==> flow/design.v <==
module AMBA_AXI_ram
#(
	parameter ID_WIDTH = 4,
	parameter ADDR_WIDTH = 8,
	parameter DATA_WIDTH = 16,
	parameter BRESP_WIDTH = 3,
	parameter WR_MEM_DELAY = 0,
	parameter RD_MEM_DELAY = 0
)
(
	clk,
	rst_n,
	s_axi_awvalid,
	s_axi_awready,
	s_axi_awid,
	s_axi_awaddr,
	s_axi_awlen,
	s_axi_awsize,
	s_axi_awburst, 							 
	s_axi_wvalid,
	s_axi_wready,
	s_axi_wdata,
	s_axi_wstrb, 
	s_axi_wlast,
	s_axi_bvalid,
	s_axi_bready,
	s_axi_bid,
	s_axi_bresp,
	s_axi_arvalid,
	s_axi_arready,
	s_axi_arid,
	s_axi_araddr,
	s_axi_arlen,
	s_axi_arsize,
	s_axi_arburst,
	s_axi_rvalid,
	s_axi_rready,
	s_axi_rid,
	s_axi_rdata,
	s_axi_rresp,
	s_axi_rlast
);
parameter STROBE_WIDTH = DATA_WIDTH/8;
parameter W_STATE_IDLE = 2'd0;
parameter W_STATE_BRUST = 2'd1;
parameter W_STATE_RESPON = 2'd2;
parameter R_STATE_IDLE = 1'd0;
parameter R_STATE_BRUST = 1'd1;
parameter MEM_ADDR_SIZE = ADDR_WIDTH - $clog2(STROBE_WIDTH);  
input 								clk, rst_n;
input 								s_axi_awvalid;
output reg 							s_axi_awready;
input [ID_WIDTH - 1 : 0] 			s_axi_awid;
input [ADDR_WIDTH - 1 : 0] 			s_axi_awaddr;
input [7:0] 						s_axi_awlen;
input [2:0] 						s_axi_awsize;
input [1:0] 						s_axi_awburst; 
input 								s_axi_wvalid;
output reg 							s_axi_wready;
input [DATA_WIDTH - 1 : 0] 			s_axi_wdata;
input [STROBE_WIDTH - 1 : 0]		s_axi_wstrb;
input 								s_axi_wlast;
output reg	 						s_axi_bvalid;
input 								s_axi_bready;
output [ID_WIDTH - 1 : 0] 			s_axi_bid;
output [BRESP_WIDTH - 1 : 0] 		s_axi_bresp;
input 								s_axi_arvalid;
output reg							s_axi_arready;
input [ID_WIDTH - 1 : 0] 			s_axi_arid;
input [ADDR_WIDTH - 1 : 0] 			s_axi_araddr;
input [7:0]							s_axi_arlen;
input [2:0]							s_axi_arsize;
input [1:0]							s_axi_arburst;
output reg							s_axi_rvalid;
input 								s_axi_rready;
output [ID_WIDTH - 1 : 0] 			s_axi_rid;
output reg [DATA_WIDTH - 1 : 0]		s_axi_rdata;
output [BRESP_WIDTH - 1 : 0]		s_axi_rresp;
output reg							s_axi_rlast;
integer i;
reg [1:0] W_state, W_next_state;  
reg R_state, R_next_state;
reg [DATA_WIDTH - 1 : 0] mem[(1 << MEM_ADDR_SIZE) - 1 : 0];  
reg [1+$clog2(WR_MEM_DELAY) : 0] wr_mem_delay_cnt;
reg [1+$clog2(RD_MEM_DELAY) : 0] rd_mem_delay_cnt;
wire wr_mem_done, rd_mem_done;
reg [ID_WIDTH - 1 : 0] 			s_axi_awid_reg;
reg [ADDR_WIDTH - 1 : 0] 		s_axi_awaddr_reg;
reg [2:0] 						s_axi_awsize_reg;
reg [1:0] 						s_axi_awburst_reg;
reg [7:0] wdata_index_cnt;
wire [MEM_ADDR_SIZE - 1 : 0] 	awaddr_mem, araddr_mem;
wire wr_data_hand_en, rd_data_hand_en;
reg [ID_WIDTH - 1 : 0] 			s_axi_arid_reg;
reg [ADDR_WIDTH - 1 : 0] 		s_axi_araddr_reg;
reg [2:0] 						s_axi_arsize_reg;
reg [1:0] 						s_axi_arburst_reg;
reg [7:0] rdata_index_cnt;
always@(*)begin
    case(W_state)
        W_STATE_IDLE:begin
			if(s_axi_awvalid && s_axi_awready)
				W_next_state = W_STATE_BRUST;
			else
				W_next_state = W_STATE_IDLE;
        end
        W_STATE_BRUST:begin
			if(wdata_index_cnt > 0 || ~wr_mem_done)
				W_next_state = W_STATE_BRUST;
			else
				W_next_state = W_STATE_RESPON;
        end
        W_STATE_RESPON:begin
            if(s_axi_bready)
				W_next_state = W_STATE_IDLE;
			else
				W_next_state = W_STATE_RESPON;
        end
		  default: W_next_state = W_STATE_IDLE;
    endcase
end
always@(posedge clk, negedge rst_n)begin
    if(~rst_n)begin
        W_state <= W_STATE_IDLE;
    end
    else begin
        W_state <= W_next_state;
    end
end
always@(posedge clk, negedge rst_n)begin
    if(~rst_n)begin
		  s_axi_awid_reg 	<= 0;
		  s_axi_awsize_reg	<= 0;
		  s_axi_awburst_reg	<= 0;
    end
    else begin
		if(W_state == W_STATE_IDLE & s_axi_awvalid & s_axi_awready)begin
			  s_axi_awid_reg 	<= s_axi_awid;
			  s_axi_awsize_reg	<= s_axi_awsize < ($clog2(STROBE_WIDTH)) ? s_axi_awsize : ($clog2(STROBE_WIDTH));
			  s_axi_awburst_reg	<= s_axi_awburst;
		end
    end
end
always@(posedge clk, negedge rst_n)begin
    if(~rst_n)begin
        wdata_index_cnt <= 0;
    end
    else begin
		if(W_state == W_STATE_IDLE && s_axi_awvalid && s_axi_awready)
			wdata_index_cnt <= s_axi_awlen;
		else if(wr_data_hand_en)
			wdata_index_cnt <= wdata_index_cnt - 1;
    end
end
always@(posedge clk, negedge rst_n)begin
    if(~rst_n)begin
        s_axi_awaddr_reg <= 0;
    end
    else begin
        if(W_state == W_STATE_IDLE && s_axi_awvalid && s_axi_awready)
			s_axi_awaddr_reg <= s_axi_awaddr;
		else if(wr_data_hand_en && wdata_index_cnt > 1 && s_axi_awburst_reg != 2'b00)
			s_axi_awaddr_reg <= s_axi_awaddr_reg + (1 << s_axi_awsize_reg);
    end
end
assign awaddr_mem = s_axi_awaddr_reg >> ($clog2(STROBE_WIDTH));
always@(posedge clk, negedge rst_n)begin
    if(~rst_n)begin
        s_axi_awready <= 0;
    end
    else begin
        if(W_state == W_STATE_IDLE)
			s_axi_awready <= 1;
		else
			s_axi_awready <= 0;
    end
end
assign wr_data_hand_en = (W_state == W_STATE_BRUST && s_axi_wready && s_axi_wvalid);
assign wr_mem_done = wr_mem_delay_cnt == WR_MEM_DELAY;
always@(posedge clk, negedge rst_n)begin
    if(~rst_n)begin
        s_axi_wready <= 0;
    end
    else begin
        if (W_state == W_STATE_IDLE && W_next_state == W_STATE_BRUST || W_state == W_STATE_BRUST && W_next_state != W_STATE_RESPON && wr_mem_done)
			s_axi_wready <= 1;
		else
			s_axi_wready <= 0;
    end
end
always@(posedge clk, negedge rst_n)begin
    if(~rst_n)begin
        wr_mem_delay_cnt <= 0;
    end
    else begin
		if(wr_mem_done)
			wr_mem_delay_cnt <= 0; 
		else if(wr_data_hand_en || W_state == W_STATE_BRUST && wr_mem_delay_cnt > 0)
        	wr_mem_delay_cnt <= wr_mem_delay_cnt + 1;
    end
end
always@(posedge clk, negedge rst_n)begin
    if(~rst_n)begin
        s_axi_bvalid <= 0;
    end
    else begin
        if (W_state != W_STATE_RESPON )
			s_axi_bvalid <= 0;
		else
			s_axi_bvalid <= 1;
    end
end
assign s_axi_bid = s_axi_awid_reg;
assign s_axi_bresp = {BRESP_WIDTH{1'b0}};
always@(*)begin
    case(R_state)
        R_STATE_IDLE:begin
			if(s_axi_arvalid && s_axi_arready)
				R_next_state = R_STATE_BRUST;
			else
				R_next_state = R_STATE_IDLE;
        end
        R_STATE_BRUST:begin
			if(rdata_index_cnt > 1 || ~rd_mem_done)
				R_next_state = R_STATE_BRUST;
			else
				R_next_state = R_STATE_IDLE;
        end
		default: R_next_state = R_STATE_IDLE;
    endcase
end
always@(posedge clk, negedge rst_n)begin
    if(~rst_n)begin
        R_state <= R_STATE_IDLE;
    end
    else begin
        R_state <= R_next_state;
    end
end
always@(posedge clk, negedge rst_n)begin
    if(~rst_n)begin
		  s_axi_arid_reg 	<= 0;
		  s_axi_arsize_reg	<= 0;
		  s_axi_arburst_reg	<= 0;
    end
    else begin
		if(R_state == R_STATE_IDLE & s_axi_arvalid & s_axi_arready)begin
			  s_axi_arid_reg 	<= s_axi_arid;
			  s_axi_arsize_reg	<= s_axi_arsize < ($clog2(STROBE_WIDTH)) ? s_axi_arsize : ($clog2(STROBE_WIDTH));
			  s_axi_arburst_reg	<= s_axi_arburst;
		end
    end
end
always@(posedge clk, negedge rst_n)begin
    if(~rst_n)begin
        rdata_index_cnt <= 0;
    end
    else begin
		if(R_state == R_STATE_IDLE && s_axi_arvalid && s_axi_arready)
			rdata_index_cnt <= s_axi_arlen;
		else if(rd_data_hand_en && rd_mem_done)
			rdata_index_cnt <= rdata_index_cnt - 1;
    end
end
always@(posedge clk, negedge rst_n)begin
    if(~rst_n)begin
        s_axi_araddr_reg <= 0;
    end
    else begin
        if(R_state == R_STATE_IDLE && s_axi_arvalid && s_axi_arready)
			s_axi_araddr_reg <= s_axi_araddr;
		else if(rd_data_hand_en && rd_mem_done && s_axi_arburst_reg != 2'b00)
			s_axi_araddr_reg <= s_axi_araddr_reg + (1 << s_axi_arsize_reg);
    end
end
assign araddr_mem = s_axi_araddr_reg >> ($clog2(STROBE_WIDTH));
always@(posedge clk, negedge rst_n)begin
    if(~rst_n)begin
        s_axi_arready <= 0;
    end
    else begin
        if(R_state == R_STATE_IDLE)
			s_axi_arready <= 1;
		else
			s_axi_arready <= 0;
    end
end
assign rd_data_hand_en = (R_state == R_STATE_BRUST && s_axi_rready);
assign rd_mem_done = rd_mem_delay_cnt == RD_MEM_DELAY;
always@(posedge clk, negedge rst_n)begin
    if(~rst_n)begin
        s_axi_rvalid <= 0;
    end
    else begin
        if (R_state == R_STATE_BRUST && rd_mem_done)
			s_axi_rvalid <= 1;
		else
			s_axi_rvalid <= 0;
    end
end
always@(posedge clk, negedge rst_n)begin
    if(~rst_n)begin
        rd_mem_delay_cnt <= 0;
    end
    else begin
		if(rd_mem_done)
			rd_mem_delay_cnt <= 0; 
		else if(rd_data_hand_en || R_state == R_STATE_BRUST && rd_mem_delay_cnt > 0)
        	rd_mem_delay_cnt <= rd_mem_delay_cnt + 1;
    end
end
assign s_axi_rid = s_axi_arid_reg;
assign s_axi_rresp = {BRESP_WIDTH{1'b0}};
always@(posedge clk, negedge rst_n)begin
    if(~rst_n)begin
        s_axi_rdata <= 0;
    end
    else begin
		if(rd_data_hand_en && rd_mem_done)
        	s_axi_rdata <= mem[araddr_mem];
    end
end
always@(posedge clk, negedge rst_n)begin
    if(~rst_n)begin
        s_axi_rlast <= 0;
    end
    else begin
		if(rdata_index_cnt == 1 && rd_mem_done)
        	s_axi_rlast <= 1;
		else
			s_axi_rlast <= 0;
    end
end
always@(posedge clk, negedge rst_n)begin
    if(~rst_n)begin
        for	(i=0; i<(1 << MEM_ADDR_SIZE);i=i+1)
			mem[i] <= 0;
    end
    else begin
        for(i=0; i<STROBE_WIDTH; i=i+1)begin
			if(wr_data_hand_en & s_axi_wstrb[i])
				mem[awaddr_mem][8*(i+1)-1 -: 8] <= s_axi_wdata[8*(i+1)-1 -: 8];
		end
    end
end
endmodule 
--- tool output ---
Step by step through the tools: AMBA_AXI_ram --
Tool output for the design above before and after an edit, in the order of the flow. Lines under "before" count in the file above, lines under "after" in the edited file. "change": "after" minus "before" as printed here. "relative change": 100 x difference / "before". Library cell names are shortened. The mark - stands for no value.
Set-up: top module AMBA_AXI_ram, clock clk, cell library sky130hd, library corner tt_025C_1v80

Edit of the RTL --
Unified diff, file above to edited file. A script made this edit; it was not meant as an optimisation.
begin of diff
@@ -183,5 +183,5 @@
     end
     else begin
-        if (W_state == W_STATE_IDLE && W_next_state == W_STATE_BRUST || W_state == W_STATE_BRUST && W_next_state != W_STATE_RESPON && wr_mem_done)
+        if (W_state == W_STATE_IDLE && W_next_state >= W_STATE_BRUST || W_state == W_STATE_BRUST && W_next_state != W_STATE_RESPON && wr_mem_done)
 			s_axi_wready <= 1;
 		else
end of diff

Word-level counts --
Source: Yosys, flattened and elaborated. Widths are those after wreduce. Registers that Yosys merges into a memory's read port (data or address) are not register bits. Print and check cells do not count. Equal cells are merged and count once.
Cells by class:
- bitwise operators | before 9, after 9, change 0, relative change 0.00%
- muxes and demuxes | before 28, after 28, change 0, relative change 0.00%
- magnitude comparators | before 7, after 8, change +1, relative change +14.29%
- shift operators | before 2, after 2, change 0, relative change 0.00%
- divide/modulo/power cells | before 0, after 0, change 0
- eq/ne operators | before 260, after 259, change -1, relative change -0.38%
- reductions and logical operators | before 294, after 294, change 0, relative change 0.00%
- multiply operators | before 0, after 0, change 0
- add/subtract/negate cells | before 6, after 6, change 0, relative change 0.00%
Operators with widths:
- == test 2 x 1 -> 1 bit (second input constant) | before 2, after 1, change -1, relative change -50.00%
- >= comparator 2 x 1 -> 1 bit (second input constant) | before 0, after 1, change +1
Operator kinds equal on both sides are left out: 32.
Bit counts:
- memory bits (read-only) | before 0, after 0, change 0
- register bits | before 2127, after 2127, change 0, relative change 0.00%
- input bits | before 76, after 76, change 0, relative change 0.00%
- memory cells | before 0, after 0, change 0
- elaborated cells | before 883, after 883, change 0, relative change 0.00%
- output and inout bits | before 36, after 36, change 0, relative change 0.00%
- word width x clocked read ports | before 0, after 0, change 0
- bits in latches | before 0, after 0, change 0
- memory bits (writable) | before 0, after 0, change 0

Logic depth --
Yosys ltp: most cells in a row. Word level: on the elaborated netlist, between registers, memories and ports. Mapped: between sequential cells and ports; inverters and the memories' decode and read muxes count.
Logic depth:
- word-level depth | before 10, after 10, change 0, relative change 0.00%
- ABC_AREA | before 0, after 0
- gate-level depth with buffers | before 13, after 12, change -1, relative change -7.69%
- mapped depth without buffers | before 11, after 11, change 0, relative change 0.00%

Mapped cells and area --
Yosys stat after the flow's synthesis: flattened, memories mapped to cells. It holds for the ABC_AREA given above (unset counts as 0); a run with the other value may have another netlist.
Cell types:
- a22oi_1 | before 554, after 670, change +116, relative change +20.94%
- nand2_1 | before 430, after 493, change +63, relative change +14.65%
- a32oi_1 | before 103, after 44, change -59, relative change -57.28%
- nand3_1 | before 97, after 43, change -54, relative change -55.67%
- and3_1 | before 45, after 23, change -22, relative change -48.89%
- a32o_1 | before 28, after 6, change -22, relative change -78.57%
- nand4_1 | before 76, after 58, change -18, relative change -23.68%
- a222oi_1 | before 62, after 78, change +16, relative change +25.81%
- mux2_2 | before 2070, after 2055, change -15, relative change -0.72%
- a22o_1 | before 90, after 77, change -13, relative change -14.44%
- nor3_1 | before 68, after 57, change -11, relative change -16.18%
- or4_1 | before 22, after 12, change -10, relative change -45.45%
- a41oi_1 | before 12, after 2, change -10, relative change -83.33%
- clkbuf_1 | before 402, after 393, change -9, relative change -2.24%
- a21oi_1 | before 83, after 74, change -9, relative change -10.84%
- nor2b_1 | before 18, after 9, change -9, relative change -50.00%
- buf_4 | before 18, after 10, change -8, relative change -44.44%
- buf_2 | before 94, after 87, change -7, relative change -7.45%
Cell types equal on both sides are left out: 19. Not every row of either side is listed.
Mapped netlist:
- chip area (Yosys) (um^2) | before 94778.4, after 93931.3, change -847.1, relative change -0.89%
- buffer cells | before 553, after 528, change -25, relative change -4.52%
- sequential area (um^2) | before 53252.3, after 53252.3, change 0.0, relative change 0.00%
- mapped flip-flops | before 2128, after 2128, change 0, relative change 0.00%
- mapped cells | before 7223, after 7126, change -97, relative change -1.34%

Path before layout --
OpenSTA on the mapped netlist: ideal clock, no wires. The path of least setup slack (recovery checks aside). Input and output delay are each 20% of the period. Register names are those of the netlist, which keeps one name where synthesis merged equal registers.
Timing after synthesis:
- path kind | before input -> register, after input -> register
- start | before input s_axi_wvalid, after input s_axi_wvalid
- end | before register mem[32][0], after register mem[80][10]
- delay of the path (ns) | before 1.890, after 1.669, change -0.221, relative change -11.69%
- clock period (ns) | before 5.5, after 5.5, change 0.0, relative change 0.00%
- path buffers | before 2, after 2, change 0, relative change 0.00%
- data required time (ns) | before 5.375, after 5.375, change 0.000, relative change 0.00%
- launch time at the first pin (ns) | before 1.100, after 1.100, change 0.000, relative change 0.00%
- library setup time (ns) | before 0.125, after 0.125, change 0.000
- input delay (ns) | before 1.100, after 1.100, change 0.000, relative change 0.00%
- arrival time (ns) | before 2.865, after 2.644, change -0.221, relative change -7.71%
- setup slack (ns) | before 2.511, after 2.731, change +0.220
- stages | before 7, after 7, change 0, relative change 0.00%
- synthesis period reached (ns) | before 2.989, after 2.769, change -0.220, relative change -7.36%
"delay of the path" = arrival - input delay + setup time. "stages": output pins that drive a net of the path, with the launching flip-flop's if there is one; two outputs of one cell count as two. "synthesis period reached" = period - worst setup slack (recovery checks aside). The figure is calculated, with input and output delays left at 20% of the set period. The rows between start and end are the longest chain of elaborated cells between them; the timing report does not say that the signal goes this way. Where chains are equally long, one stands for them. Each line given opens the expression or statement behind the cell; cells for indexed reads and writes are added by Yosys, which also makes memories of some case tables.
On the way, after synthesis, before: cell sequence and3_1 clkbuf_1 nand3_1 nor3_1 clkbuf_1 nand2_1 mux2_2, cells in the longest elaborated chain 3, elaborated cells on any way between the ends 3, source lines of those cells 2, those cells by class logic (1); reduce/logical (2)
Ends and longest elaborated chain, after synthesis, before:
- from (decl) | RTL line 58 | input s_axi_wvalid;
- logical AND 1 bit | RTL line 178 | assign wr_data_hand_en = (W_state == W_STATE_BRUST && s_axi_wready && s_axi_wvalid);
- AND 1 bit | RTL line 341 | if(wr_data_hand_en & s_axi_wstrb[i])
- AND reduction 2 bit
- to (assign) | RTL line 337 | mem[i] <= 0;
- to (assign) | RTL line 342 | mem[awaddr_mem][8*(i+1)-1 -: 8] <= s_axi_wdata[8*(i+1)-1 -: 8];
- to (decl) | RTL line 83 | reg [DATA_WIDTH - 1 : 0] mem[(1 << MEM_ADDR_SIZE) - 1 : 0];
On the way, after synthesis, after: cell sequence and3_1 clkbuf_1 nand3_1 nor2_1 buf_2 nand2_1 mux2_2, cells in the longest elaborated chain 3, elaborated cells on any way between the ends 3, source lines of those cells 2, those cells by class logic (1); reduce/logical (2)
Ends and longest elaborated chain, after synthesis, after:
- from (decl) | RTL line 58 | input s_axi_wvalid;
- logical AND 1 bit | RTL line 178 | assign wr_data_hand_en = (W_state == W_STATE_BRUST && s_axi_wready && s_axi_wvalid);
- AND 1 bit | RTL line 341 | if(wr_data_hand_en & s_axi_wstrb[i])
- AND reduction 2 bit
- to (assign) | RTL line 337 | mem[i] <= 0;
- to (assign) | RTL line 342 | mem[awaddr_mem][8*(i+1)-1 -: 8] <= s_axi_wdata[8*(i+1)-1 -: 8];
- to (decl) | RTL line 83 | reg [DATA_WIDTH - 1 : 0] mem[(1 << MEM_ADDR_SIZE) - 1 : 0];

Timing after layout --
Path of least setup slack in the final report of the runs of pair 1 (OpenROAD, finished layout, wires in). Where an end is a register, its clock arrival counts in the times.
Timing after layout:
- path kind | before register -> register, after register -> register
- start | before register s_axi_araddr_reg[2], after register s_axi_araddr_reg[1]
- end | before register s_axi_rdata[1], after register s_axi_rdata[0]
- launch time at the first pin (ns) | before 0.91, after 0.91, change 0.00, relative change 0.00%
- path buffers | before 3, after 1, change -2, relative change -66.67%
- stages | before 11, after 9, change -2, relative change -18.18%
- arrival time (ns) | before 5.29, after 5.62, change +0.33, relative change +6.24%
- library setup time (ns) | before 0.14, after 0.11, change -0.03
- clock period (ns) | before 5.19, after 5.19, change 0.00, relative change 0.00%
- data required time (ns) | before 5.97, after 5.99, change +0.02, relative change +0.34%
- setup slack (ns) | before 0.68, after 0.37, change -0.31
The rows between start and end are the longest chain of elaborated cells between them; the timing report does not say that the signal goes this way. Where chains are equally long, one stands for them. A register here has more assigning lines than the two given.
On the way, after layout, before: cell sequence dfrtp_2 buf_4 nand4_1 buf_4 nor2_1 buf_4 a32oi_1 nand3_1 or4_1 nor4_1 a31oi_1, cells in the longest elaborated chain 2, elaborated cells on any way between the ends 129, source lines of those cells 1, those cells by class eq/ne (127); mux (1); reduce/logical (1)
Ends and longest elaborated chain, after layout, before:
- from (decl) | RTL line 95 | reg [ADDR_WIDTH - 1 : 0] s_axi_araddr_reg;
- from (assign) | RTL line 271 | s_axi_araddr_reg <= s_axi_araddr;
- from (assign) | RTL line 273 | s_axi_araddr_reg <= s_axi_araddr_reg + (1 << s_axi_arsize_reg);
- == test 7 bit | RTL line 320 | s_axi_rdata <= mem[araddr_mem];
- parallel mux 16 bit (select 128 bit) | RTL line 320
- to (assign) | RTL line 316 | s_axi_rdata <= 0;
- to (assign) | RTL line 320
- to (decl) | RTL line 77 | output reg [DATA_WIDTH - 1 : 0] s_axi_rdata;
On the way, after layout, after: cell sequence dfrtp_2 buf_4 or4b_2 nor2_2 a22oi_1 o211ai_1 nor4_1 nand2_1 o32a_1, cells in the longest elaborated chain 2, elaborated cells on any way between the ends 129, source lines of those cells 1, those cells by class eq/ne (127); mux (1); reduce/logical (1)
Ends and longest elaborated chain, after layout, after:
- from (decl) | RTL line 95 | reg [ADDR_WIDTH - 1 : 0] s_axi_araddr_reg;
- from (assign) | RTL line 271 | s_axi_araddr_reg <= s_axi_araddr;
- from (assign) | RTL line 273 | s_axi_araddr_reg <= s_axi_araddr_reg + (1 << s_axi_arsize_reg);
- == test 7 bit | RTL line 320 | s_axi_rdata <= mem[araddr_mem];
- parallel mux 16 bit (select 128 bit) | RTL line 320
- to (assign) | RTL line 316 | s_axi_rdata <= 0;
- to (assign) | RTL line 320
- to (decl) | RTL line 77 | output reg [DATA_WIDTH - 1 : 0] s_axi_rdata;

Measured runs --
Both versions went through the flow (Yosys, OpenROAD) with the same settings in each pair. Constraints: input delay and output delay 20% of the set period each, output load 0.01 pF.
Flow settings, pair 1: CORE_UTILIZATION 40, period_ns 5.19, CAP_MARGIN 20, CORE_MARGIN 2, SLEW_MARGIN 20
Measured results, pair 1:
- standard-cell area of the final layout (um^2) | before 109600.0, after 108806.0, change -794.0, relative change -0.72%
- die footprint (um^2) | before 240855.0, after 238720.0, change -2135.0, relative change -0.89%
- final utilization (%) | before 46.6, after 46.7, change +0.1
- total negative slack (ns) | before 0.000, after 0.000, change 0.000
- lowest setup slack (ns) | before 0.682, after 0.366, change -0.316
- Yosys chip area after synthesis (um^2) | before 94778.4, after 93931.3, change -847.1, relative change -0.89%
- total power after layout (uW) | before 45280, after 42955, change -2325, relative change -5.13%
- achieved clock period (ns) | before 4.508, after 4.824, change +0.316, relative change +7.01%
Flow settings, pair 2: ABC_AREA 1, CELL_PAD_IN_SITES_GLOBAL_PLACEMENT 1, CORE_MARGIN 7, CORE_UTILIZATION 45, CTS_CLUSTER_DIAMETER 354, GPL_ROUTABILITY_DRIVEN 0, MAX_ROUTING_LAYER met5, SETUP_SLACK_MARGIN -0.34, SLEW_MARGIN 25, TNS_END_PERCENT 85, period_ns 5.1, CAP_MARGIN 20
Measured results, pair 2:
- standard-cell area of the final layout (um^2) | before 106990.0, after 107653.0, change +663.0, relative change +0.62%
- die footprint (um^2) | before 225473.0, after 225563.0, change +90.0, relative change +0.04%
- final utilization (%) | before 50.5, after 50.9, change +0.4
- total negative slack (ns) | before 0.000, after 0.000, change 0.000
- lowest setup slack (ns) | before 1.090, after 1.286, change +0.196
- Yosys chip area after synthesis (um^2) | before 95567.9, after 95606.7, change +38.8, relative change +0.04%
- total power after layout (uW) | before 45481, after 44474, change -1007, relative change -2.21%
- achieved clock period (ns) | before 4.010, after 3.814, change -0.196, relative change -4.89%
"achieved clock period" = clock period - worst setup slack. The figure is calculated, with input and output delays left at 20% of the set period. "total power after layout": no workload was simulated; the value follows from the tool's default switching activity.
--- end ---
